==> flow/design.v <==
module alu (
  input [32-1:0] a, b, 
  input [6-1:0] s,
  output [32-1:0] y,
  output zero );
  assign y = s==6'b100000 ? a+b:
  			 s==6'b100010 ? a-b:
             s==6'b100100 ? a & b:
             s==6'b100101 ? a | b:
             s==6'b100110 ? a ^ b:
             s==6'b100111 ? ~ (a | b):
  			 s==6'b100001 ? a+b:
			 b;
  assign zero = (y == 32'b0);
endmodule
module rfile (
 input clk,
 input [5-1:0] a1, a2, a3,
 output [32-1:0] rd1, rd2,
 input [32-1:0] wd3,
 input we3);
	reg [32-1:0] rf[0:32-1];
	assign rd1 = |a1 == 0 ? 0: rf[a1];
	assign rd2 = |a2 == 0 ? 0: rf[a2];
	always @(posedge clk) 
		if(we3) rf[a3] <= wd3;
endmodule
module mipse(
input clk, rst_n,
input [32-1:0] instr,
input [32-1:0] readdata,
output reg [32-1:0] pc, 
output [32-1:0] aluresult,
output [32-1:0] writedata,
output memwrite);
wire [32-1:0] srca, srcb, result;
wire [6-1:0] opcode;
wire [5-1:0] shamt;
wire [6-1:0] func;
wire [5-1:0] rs, rd, rt, writereg;
wire [6-1:0] com;
wire [32-1:0] signimm;
wire [32-1:0] unsignimm;
wire [32-1:0] pcplus4;
wire regwrite;
wire sw_op, beq_op, bne_op, addi_op, lw_op, j_op, jal_op, jr_op, alu_op;
wire ori_op, lui_op;
wire slt_op, slti_op, sltiu_op;
wire zero;
wire addiu_op, sltu_op, bltz_op, bgez_op, blez_op, sll_op, movz_op, movz_en;
assign {opcode, rs, rt, rd, shamt, func} = instr;
assign signimm = {{16{instr[15]}},instr[15:0]};
assign unsignimm = {16'b0,instr[15:0]};
assign sw_op = (opcode == 6'b101011);
assign lw_op = (opcode == 6'b100011);
assign alu_op = (opcode == 6'b000000) & (func[5:3] == 3'b100);
assign addi_op = (opcode == 6'b001000);
assign addiu_op = (opcode == 6'b001001);
assign slti_op = (opcode == 6'b001010);
assign sltiu_op = (opcode == 6'b001011);
assign ori_op = (opcode == 6'b001101);
assign lui_op = (opcode == 6'b001111);
assign beq_op = (opcode == 6'b000100);
assign bne_op = (opcode == 6'b000101);
assign j_op = (opcode == 6'b000010);
assign jal_op = (opcode == 6'b000011);
assign jr_op = (opcode == 6'b000000) & (func == 6'b001000);
assign slt_op = (opcode == 6'b000000) & (func == 6'b101010);
assign sltu_op = (opcode == 6'b000000) & (func == 6'b101001);
assign memwrite = sw_op;
assign bltz_op = (opcode == 6'b000001) & (rt == 5'b00000);
assign bgez_op = (opcode == 6'b000001) & (rt == 5'b00001);
assign blez_op = (opcode == 6'b000110);
assign sll_op = (opcode == 6'b000000) & (func == 6'b000000);
assign movz_op = (opcode == 6'b000000) & (func == 6'b010000);
assign srcb = (addi_op | lw_op | sw_op | slti_op) ? signimm : 
				lui_op ? {instr[15:0], 16'b0}:
				(ori_op | addiu_op | sltiu_op) ? unsignimm : 
								writedata;
assign com = (addi_op | addiu_op | lw_op | sw_op) ? 6'b100000: 
			ori_op ? 6'b100101:
			lui_op ? 6'b000001:
			(beq_op | bne_op | slt_op | sltu_op | slti_op | sltiu_op ) ? 6'b100010: func;
assign movz_en = movz_op & (writedata == 0);
assign result = slt_op | sltu_op | slti_op | sltiu_op ? {31'b0,aluresult[31]} :
		movz_en ?  srca:
		sll_op ? (writedata << shamt) :
		jal_op ? pcplus4:
		lw_op  ? readdata :
		aluresult;
assign regwrite = lw_op | alu_op | addi_op | addiu_op | jal_op | slt_op | sltu_op | slti_op | sltiu_op | sll_op | movz_en | ori_op | lui_op;
assign writereg = jal_op ? 5'b11111: alu_op | slt_op | sltu_op | sll_op | movz_en ? rd : rt;
alu alu_1(.a(srca), .b(srcb), .s(com), .y(aluresult), .zero(zero));
rfile rfile_1(.clk(clk), .rd1(srca), .a1(rs), .rd2(writedata), .a2(rt), 
	.wd3(result), .a3(writereg), .we3(regwrite));
assign pcplus4 = pc+4;
always @(posedge clk or negedge rst_n) 
begin 
   if(!rst_n) pc <= 0;
   else if (j_op | jal_op) 
   	 pc	<= {pc[31:28],instr[25:0],2'b0};
   else if (jr_op) 
   	 pc	<= srca;
   else if ((beq_op & zero) | (bne_op & !zero))
     pc <= pcplus4 +{signimm[29:0],2'b0} ;
	else if ((bltz_op & (srca < 0)) | (blez_op & (srca <= 0)) | (bgez_op & (srca > 0)))
     pc <= pcplus4 +{signimm[29:0],2'b0} ;
   else 
     pc <= pcplus4;
end
endmodule
; Step by step through the tools: mipse
; Tool output for the design above before and after an edit, in the order of the flow.
; "before" refers to lines of the RTL above, "after" to lines of the edited file.
; "delta": "after" minus "before" as printed here. "rel_change_pct": 100 x difference / "before".
; Operators: Yosys type, input widths -> output width; for muxes data width and select width s.
; A cell with n/a has no value.
[setup]
top_module = mipse
clk_port = clk
lib = sky130hd
corner = tt_025C_1v80

; Diff
; The edit as a unified diff against the file above.
; A script made this edit; it was not meant as an optimisation.
; begin of diff
@@ -69,5 +69,7 @@
 assign sltu_op = (opcode == 6'b000000) & (func == 6'b101001);
 assign memwrite = sw_op;
-assign bltz_op = (opcode == 6'b000001) & (rt == 5'b00000);
+reg bltz_op_reg;
+always @(posedge clk) bltz_op_reg <= (opcode == 6'b000001) & (rt == 5'b00000);
+assign bltz_op = bltz_op_reg;
 assign bgez_op = (opcode == 6'b000001) & (rt == 5'b00001);
 assign blez_op = (opcode == 6'b000110);
; end of diff

; Elaborated design
; Yosys after proc, flatten, opt, wreduce and memory -nomap, before mapping. Enables and synchronous resets that opt folds into registers are not counted as muxes. Memory bits, and registers merged into a memory's read port (data or address), are not among the register bits. Print and check cells are not counted. Equal cells are merged and count once.
; Memory sizes are those after Yosys's memory passes, which may raise the word count (mostly to a power of two), join words into wider ones and drop unused or constant bits.
[op_classes]
columns = item, before, after, delta, rel_change_pct
row1 = addsub, 4, 4, 0, 0.00
row2 = compare, 3, 3, 0, 0.00
row3 = eq_ne, 27, 27, 0, 0.00
row4 = shift, 1, 1, 0, 0.00
row5 = muxes, 30, 30, 0, 0.00
row6 = logic, 54, 54, 0, 0.00
row7 = n_reduce_logical, 10, 10, 0, 0.00
; Operator kinds equal on both sides are left out: 31.
[word_totals]
columns = item, before, after, delta, rel_change_pct
row1 = regBits, 32, 33, 1, 3.12
row2 = ram_bits, 1024, 1024, 0, 0.00
row3 = memories, 1, 1, 0, 0.00
row4 = input_bits, 66, 66, 0, 0.00
row5 = out_inout_bits, 97, 97, 0, 0.00
row6 = elab_cells, 132, 133, 1, 0.76
[mem_list]
columns = item, before, after
row1 = mem_shapes, rfile_1.rf 32 x 32 bit 2R1W, rfile_1.rf 32 x 32 bit 2R1W

; Longest topological paths
; Yosys ltp: most cells in a row. Word level: on the elaborated netlist, between registers, memories and ports. Mapped: between sequential cells and ports; inverters and the memories' decode and read muxes count.
[depth]
columns = item, before, after, delta, rel_change_pct
row1 = ltp_word, 25, 25, 0, 0.00
row2 = ABC_AREA, 0, 0, n/a, n/a
row3 = depth_mapped, 36, 36, 0, 0.00
row4 = ltp_nobuf, 26, 26, 0, 0.00

; After synthesis
; The flow's flattened synthesis, as Yosys stat reports it; memories are mapped. The netlist is that of the ABC_AREA named above (0 if unset); the other value can give another one.
[synth_totals]
columns = item, before, after, delta, rel_change_pct
row1 = cell_count, 4546, 4546, 0, 0.00
row2 = mapped_area_mm2, 0.0611899, 0.0611899, 0.0000000, 0.00
row3 = seq_area_mm2, 0.0315503, 0.0315503, 0.0000000, 0.00
row4 = flip_flops, 1056, 1056, 0, 0.00
row5 = n_buf, 308, 308, 0, 0.00
; Cell types equal on both sides are left out: 112.
; The figures by module come from a second, unflattened synthesis with its own total; it is not the netlist above.
[hier_totals]
columns = item, before, after, delta, rel_change_pct
row1 = cells_unflattened, 4497, 4497, 0, 0.00
row2 = hier_area_mm2, 0.0612763, 0.0612763, 0.0000000, 0.00
; Rows give one instance, submodules left out.
[by_module_before]
columns = mod, n_inst, cells, area_mm2, seq_area_mm2
row1 = rfile, 1, 2400, 0.04696, 0.0307495
row2 = mipse, 1, 1000, 0.0074647, 0.0008008
row3 = alu, 1, 1097, 0.0068516, 0
[by_module_after]
columns = mod, n_inst, cells, area_mm2, seq_area_mm2
row1 = rfile, 1, 2400, 0.04696, 0.0307495
row2 = mipse, 1, 1000, 0.0074647, 0.0008008
row3 = alu, 1, 1097, 0.0068516, 0

; Path before layout
; Source: OpenSTA report_checks on the synthesized netlist (no wires, ideal clock, input and output delay 20% of the period each), path of least setup slack; recovery checks are left aside. Register names are those of the netlist, which keeps one name where synthesis merged equal registers.
[synth_path]
columns = item, before, after, delta, rel_change_pct
row1 = path_kind, input port to output port, input port to output port, n/a, n/a
row2 = start, input port instr[21], input port instr[21], n/a, n/a
row3 = end, output port aluresult[27], output port aluresult[27], n/a, n/a
row4 = period_ns, 10.0, 10.0, 0.0, 0.00
row5 = input_delay_ns, 2.000, 2.000, 0.000, 0.00
row6 = out_delay_ns, 2.000, 2.000, 0.000, 0.00
row7 = t_first_pin_ns, 2.000, 2.000, 0.000, 0.00
row8 = arrival_time_ns, 8.410, 8.410, 0.000, 0.00
row9 = required_ns, 8.000, 8.000, 0.000, 0.00
row10 = setup_slack_ns, -0.410, -0.410, 0.000, n/a
row11 = path_delay_ns, 6.410, 6.410, 0.000, 0.00
row12 = stages, 28, 28, 0, 0.00
row13 = path_buffers, 11, 11, 0, 0.00
row14 = synth_period_reached_ns, 10.41, 10.41, 0.00, 0.00
; "path_delay_ns" is the arrival time less input delay plus setup time.
; At an output port there is no setup time.
; "stages": output pins that drive a net of the path, with the launching flip-flop's if there is one; two outputs of one cell count as two.
; "synth_period_reached_ns" = period - worst setup slack (recovery checks aside). The figure is calculated, with input and output delays left at 20% of the set period.
; Between the ends stands the longest chain of elaborated cells between them, by number of cells; it is not shown to be the way that was timed. Of several equally long chains one is given.
; Each line given opens the expression or statement behind the cell; cells for indexed reads and writes are added by Yosys, which also makes memories of some case tables.
[synth_between_before]
path_cell_list = sky130_fd_sc_hd__buf_6 sky130_fd_sc_hd__buf_8 sky130_fd_sc_hd__buf_6 sky130_fd_sc_hd__buf_6 sky130_fd_sc_hd__buf_6 sky130_fd_sc_hd__buf_4 sky130_fd_sc_hd__buf_6 sky130_fd_sc_hd__buf_4 sky130_fd_sc_hd__buf_2 sky130_fd_sc_hd__buf_1 sky130_fd_sc_hd__mux4_2 sky130_fd_sc_hd__mux4_2 sky130_fd_sc_hd__mux2_2 sky130_fd_sc_hd__nand2_1 sky130_fd_sc_hd__inv_1 sky130_fd_sc_hd__ha_1 sky130_fd_sc_hd__clkbuf_1 sky130_fd_sc_hd__nor2_1 sky130_fd_sc_hd__a21boi_0 sky130_fd_sc_hd__o221ai_1 sky130_fd_sc_hd__o21ai_0 sky130_fd_sc_hd__o21ai_0 sky130_fd_sc_hd__a31oi_1 sky130_fd_sc_hd__o21ai_1 sky130_fd_sc_hd__a311o_1 sky130_fd_sc_hd__a21o_1 sky130_fd_sc_hd__xnor2_1 sky130_fd_sc_hd__a211oi_1
elab_chain_cells = 11
cells_between = 17
classes_between = add/sub (2); mux (8); logic (4); reduce/logical (2); memory (1)
[synth_rtl_before]
columns = item, line_no
row1 = from (decl), 30  ; input [32-1:0] instr,
row2 = $reduce_or 5->1, 23  ; assign rd1 = |a1 == 0 ? 0: rf[a1];
row3 = $logic_not 32->1, 23
row4 = $mux 32, 23
row5 = $add 32x32->32, 12  ; s==6'b100001 ? a+b:
row6 = $mux 32, 12
row7 = $mux 32, 11  ; s==6'b100111 ? ~ (a | b):
row8 = $mux 32, 10  ; s==6'b100110 ? a ^ b:
row9 = $mux 32, 9  ; s==6'b100101 ? a | b:
row10 = $mux 32, 8  ; s==6'b100100 ? a & b:
row11 = $mux 32, 7  ; s==6'b100010 ? a-b:
row12 = $mux 32, 6  ; assign y = s==6'b100000 ? a+b:
row13 = to (decl), 33  ; output [32-1:0] aluresult,
[synth_between_after]
path_cell_list = sky130_fd_sc_hd__buf_6 sky130_fd_sc_hd__buf_8 sky130_fd_sc_hd__buf_6 sky130_fd_sc_hd__buf_6 sky130_fd_sc_hd__buf_6 sky130_fd_sc_hd__buf_4 sky130_fd_sc_hd__buf_6 sky130_fd_sc_hd__buf_4 sky130_fd_sc_hd__buf_2 sky130_fd_sc_hd__buf_1 sky130_fd_sc_hd__mux4_2 sky130_fd_sc_hd__mux4_2 sky130_fd_sc_hd__mux2_2 sky130_fd_sc_hd__nand2_1 sky130_fd_sc_hd__inv_1 sky130_fd_sc_hd__ha_1 sky130_fd_sc_hd__clkbuf_1 sky130_fd_sc_hd__nor2_1 sky130_fd_sc_hd__a21boi_0 sky130_fd_sc_hd__o221ai_1 sky130_fd_sc_hd__o21ai_0 sky130_fd_sc_hd__o21ai_0 sky130_fd_sc_hd__a31oi_1 sky130_fd_sc_hd__o21ai_1 sky130_fd_sc_hd__a311o_1 sky130_fd_sc_hd__a21o_1 sky130_fd_sc_hd__xnor2_1 sky130_fd_sc_hd__a211oi_1
elab_chain_cells = 11
cells_between = 17
classes_between = add/sub (2); mux (8); logic (4); reduce/logical (2); memory (1)
[synth_rtl_after]
columns = item, line_no
row1 = from (decl), 30  ; input [32-1:0] instr,
row2 = $reduce_or 5->1, 23  ; assign rd1 = |a1 == 0 ? 0: rf[a1];
row3 = $logic_not 32->1, 23
row4 = $mux 32, 23
row5 = $add 32x32->32, 12  ; s==6'b100001 ? a+b:
row6 = $mux 32, 12
row7 = $mux 32, 11  ; s==6'b100111 ? ~ (a | b):
row8 = $mux 32, 10  ; s==6'b100110 ? a ^ b:
row9 = $mux 32, 9  ; s==6'b100101 ? a | b:
row10 = $mux 32, 8  ; s==6'b100100 ? a & b:
row11 = $mux 32, 7  ; s==6'b100010 ? a-b:
row12 = $mux 32, 6  ; assign y = s==6'b100000 ? a+b:
row13 = to (decl), 33  ; output [32-1:0] aluresult,

; Path in the finished layout
; From the final timing report of the runs of pair 1: the path of least setup slack in the routed layout; clock arrival at registers is part of the times.
[layout_path]
columns = item, before, after, delta, rel_change_pct
row1 = path_kind, input port to output port, input port to output port, n/a, n/a
row2 = start, input port instr[16], input port instr[16], n/a, n/a
row3 = end, output port aluresult[31], output port aluresult[31], n/a, n/a
row4 = period_ns, 10.0, 10.0, 0.0, 0.00
row5 = input_delay_ns, 2.00, 2.00, 0.00, 0.00
row6 = out_delay_ns, 2.00, 2.00, 0.00, 0.00
row7 = t_first_pin_ns, 2.00, 2.00, 0.00, 0.00
row8 = arrival_time_ns, 7.84, 7.84, 0.00, 0.00
row9 = required_ns, 8.00, 8.00, 0.00, 0.00
row10 = setup_slack_ns, 0.16, 0.16, 0.00, n/a
row11 = stages, 27, 27, 0, 0.00
row12 = path_buffers, 7, 7, 0, 0.00
; Between the ends stands the longest chain of elaborated cells between them, by number of cells; it is not shown to be the way that was timed. Of several equally long chains one is given.
[layout_between_before]
path_cell_list = sky130_fd_sc_hd__buf_8 sky130_fd_sc_hd__buf_12 sky130_fd_sc_hd__mux2i_1 sky130_fd_sc_hd__o2bb2ai_1 sky130_fd_sc_hd__mux4_2 sky130_fd_sc_hd__nor2_2 sky130_fd_sc_hd__a311oi_2 sky130_fd_sc_hd__buf_12 sky130_fd_sc_hd__a22o_1 sky130_fd_sc_hd__ha_1 sky130_fd_sc_hd__and3_1 sky130_fd_sc_hd__a41o_1 sky130_fd_sc_hd__a31oi_1 sky130_fd_sc_hd__buf_4 sky130_fd_sc_hd__a21oi_1 sky130_fd_sc_hd__o311ai_0 sky130_fd_sc_hd__o211a_1 sky130_fd_sc_hd__a211oi_1 sky130_fd_sc_hd__buf_4 sky130_fd_sc_hd__o21ai_1 sky130_fd_sc_hd__o21a_1 sky130_fd_sc_hd__o211ai_1 sky130_fd_sc_hd__xor2_1 sky130_fd_sc_hd__a21oi_1 sky130_fd_sc_hd__buf_4 sky130_fd_sc_hd__inv_1 sky130_fd_sc_hd__clkdlybuf4s50_1
elab_chain_cells = 14
cells_between = 20
classes_between = add/sub (2); mux (11); logic (4); reduce/logical (2); memory (1)
[layout_rtl_before]
columns = item, line_no
row1 = from (decl), 30  ; input [32-1:0] instr,
row2 = $reduce_or 5->1, 24  ; assign rd2 = |a2 == 0 ? 0: rf[a2];
row3 = $logic_not 32->1, 24
row4 = $mux 32, 24
row5 = $mux 32, 78  ; (ori_op | addiu_op | sltiu_op) ? unsignimm :
row6 = $mux 32, 77  ; lui_op ? {instr[15:0], 16'b0}:
row7 = $mux 32, 76  ; assign srcb = (addi_op | lw_op | sw_op | slti_op) ? signimm :
row8 = $add 32x32->32, 12  ; s==6'b100001 ? a+b:
row9 = $mux 32, 12
row10 = $mux 32, 11  ; s==6'b100111 ? ~ (a | b):
row11 = $mux 32, 10  ; s==6'b100110 ? a ^ b:
row12 = $mux 32, 9  ; s==6'b100101 ? a | b:
row13 = $mux 32, 8  ; s==6'b100100 ? a & b:
row14 = $mux 32, 7  ; s==6'b100010 ? a-b:
row15 = $mux 32, 6  ; assign y = s==6'b100000 ? a+b:
row16 = to (decl), 33  ; output [32-1:0] aluresult,
[layout_between_after]
path_cell_list = sky130_fd_sc_hd__buf_8 sky130_fd_sc_hd__buf_12 sky130_fd_sc_hd__mux2i_1 sky130_fd_sc_hd__o2bb2ai_1 sky130_fd_sc_hd__mux4_2 sky130_fd_sc_hd__nor2_2 sky130_fd_sc_hd__a311oi_2 sky130_fd_sc_hd__buf_12 sky130_fd_sc_hd__a22o_1 sky130_fd_sc_hd__ha_1 sky130_fd_sc_hd__and3_1 sky130_fd_sc_hd__a41o_1 sky130_fd_sc_hd__a31oi_1 sky130_fd_sc_hd__buf_4 sky130_fd_sc_hd__a21oi_1 sky130_fd_sc_hd__o311ai_0 sky130_fd_sc_hd__o211a_1 sky130_fd_sc_hd__a211oi_1 sky130_fd_sc_hd__buf_4 sky130_fd_sc_hd__o21ai_1 sky130_fd_sc_hd__o21a_1 sky130_fd_sc_hd__o211ai_1 sky130_fd_sc_hd__xor2_1 sky130_fd_sc_hd__a21oi_1 sky130_fd_sc_hd__buf_4 sky130_fd_sc_hd__inv_1 sky130_fd_sc_hd__clkdlybuf4s50_1
elab_chain_cells = 14
cells_between = 20
classes_between = add/sub (2); mux (11); logic (4); reduce/logical (2); memory (1)
[layout_rtl_after]
columns = item, line_no
row1 = from (decl), 30  ; input [32-1:0] instr,
row2 = $reduce_or 5->1, 24  ; assign rd2 = |a2 == 0 ? 0: rf[a2];
row3 = $logic_not 32->1, 24
row4 = $mux 32, 24
row5 = $mux 32, 80  ; (ori_op | addiu_op | sltiu_op) ? unsignimm :
row6 = $mux 32, 79  ; lui_op ? {instr[15:0], 16'b0}:
row7 = $mux 32, 78  ; assign srcb = (addi_op | lw_op | sw_op | slti_op) ? signimm :
row8 = $add 32x32->32, 12  ; s==6'b100001 ? a+b:
row9 = $mux 32, 12
row10 = $mux 32, 11  ; s==6'b100111 ? ~ (a | b):
row11 = $mux 32, 10  ; s==6'b100110 ? a ^ b:
row12 = $mux 32, 9  ; s==6'b100101 ? a | b:
row13 = $mux 32, 8  ; s==6'b100100 ? a & b:
row14 = $mux 32, 7  ; s==6'b100010 ? a-b:
row15 = $mux 32, 6  ; assign y = s==6'b100000 ? a+b:
row16 = to (decl), 33  ; output [32-1:0] aluresult,

; Flow runs
; Both versions went through the flow (Yosys, OpenROAD) with the same settings in each pair. Constraints: input delay and output delay 20% of the set period each, output load 0.01 pF.
[settings_pair_1]
period_ns = 10.0
CAP_MARGIN = 20
CORE_MARGIN = 2
CORE_UTILIZATION = 40
SLEW_MARGIN = 20
[measured_pair_1]
columns = item, before, after, delta, rel_change_pct
row1 = yosys.chip_area_mm2, 0.0611899, 0.0611899, 0.0000000, 0.00
row2 = die_mm2, 0.15612, 0.15612, 0.00000, 0.00
row3 = layout_utilization_pct, 48.7, 48.7, 0.0, n/a
row4 = worst_setup_slack_ns, 0.162, 0.162, 0.000, n/a
row5 = final_setup_tns_ns, 0.000, 0.000, 0.000, n/a
row6 = total_power_mw, 13.798, 13.798, 0.000, 0.00
row7 = period_less_ws_ns, 9.838, 9.838, 0.000, 0.00
[settings_pair_2]
ABC_AREA = 1
CELL_PAD_IN_SITES_DETAIL_PLACEMENT = 0
CORE_MARGIN = 8
CORE_UTILIZATION = 57
CTS_CLUSTER_SIZE = 61
MAX_ROUTING_LAYER = met4
PLACE_DENSITY_LB_ADDON = 0.28
SETUP_SLACK_MARGIN = 0.23
SLEW_MARGIN = 30
period_ns = 8.12
CAP_MARGIN = 20
[measured_pair_2]
columns = item, before, after, delta, rel_change_pct
row1 = yosys.chip_area_mm2, 0.0670193, 0.0670193, 0.0000000, 0.00
row2 = die_mm2, 0.128806, 0.128806, 0.000000, 0.00
row3 = layout_utilization_pct, 69.1, 69.1, 0.0, n/a
row4 = worst_setup_slack_ns, 0.133, 0.133, 0.000, n/a
row5 = final_setup_tns_ns, 0.000, 0.000, 0.000, n/a
row6 = total_power_mw, 17.682, 17.682, 0.000, 0.00
row7 = period_less_ws_ns, 7.987, 7.987, 0.000, 0.00
; "period_less_ws_ns" = clock period - worst setup slack. The figure is calculated, with input and output delays left at 20% of the set period.
; "total_power_mw": no workload was simulated; the value follows from the tool's default switching activity.
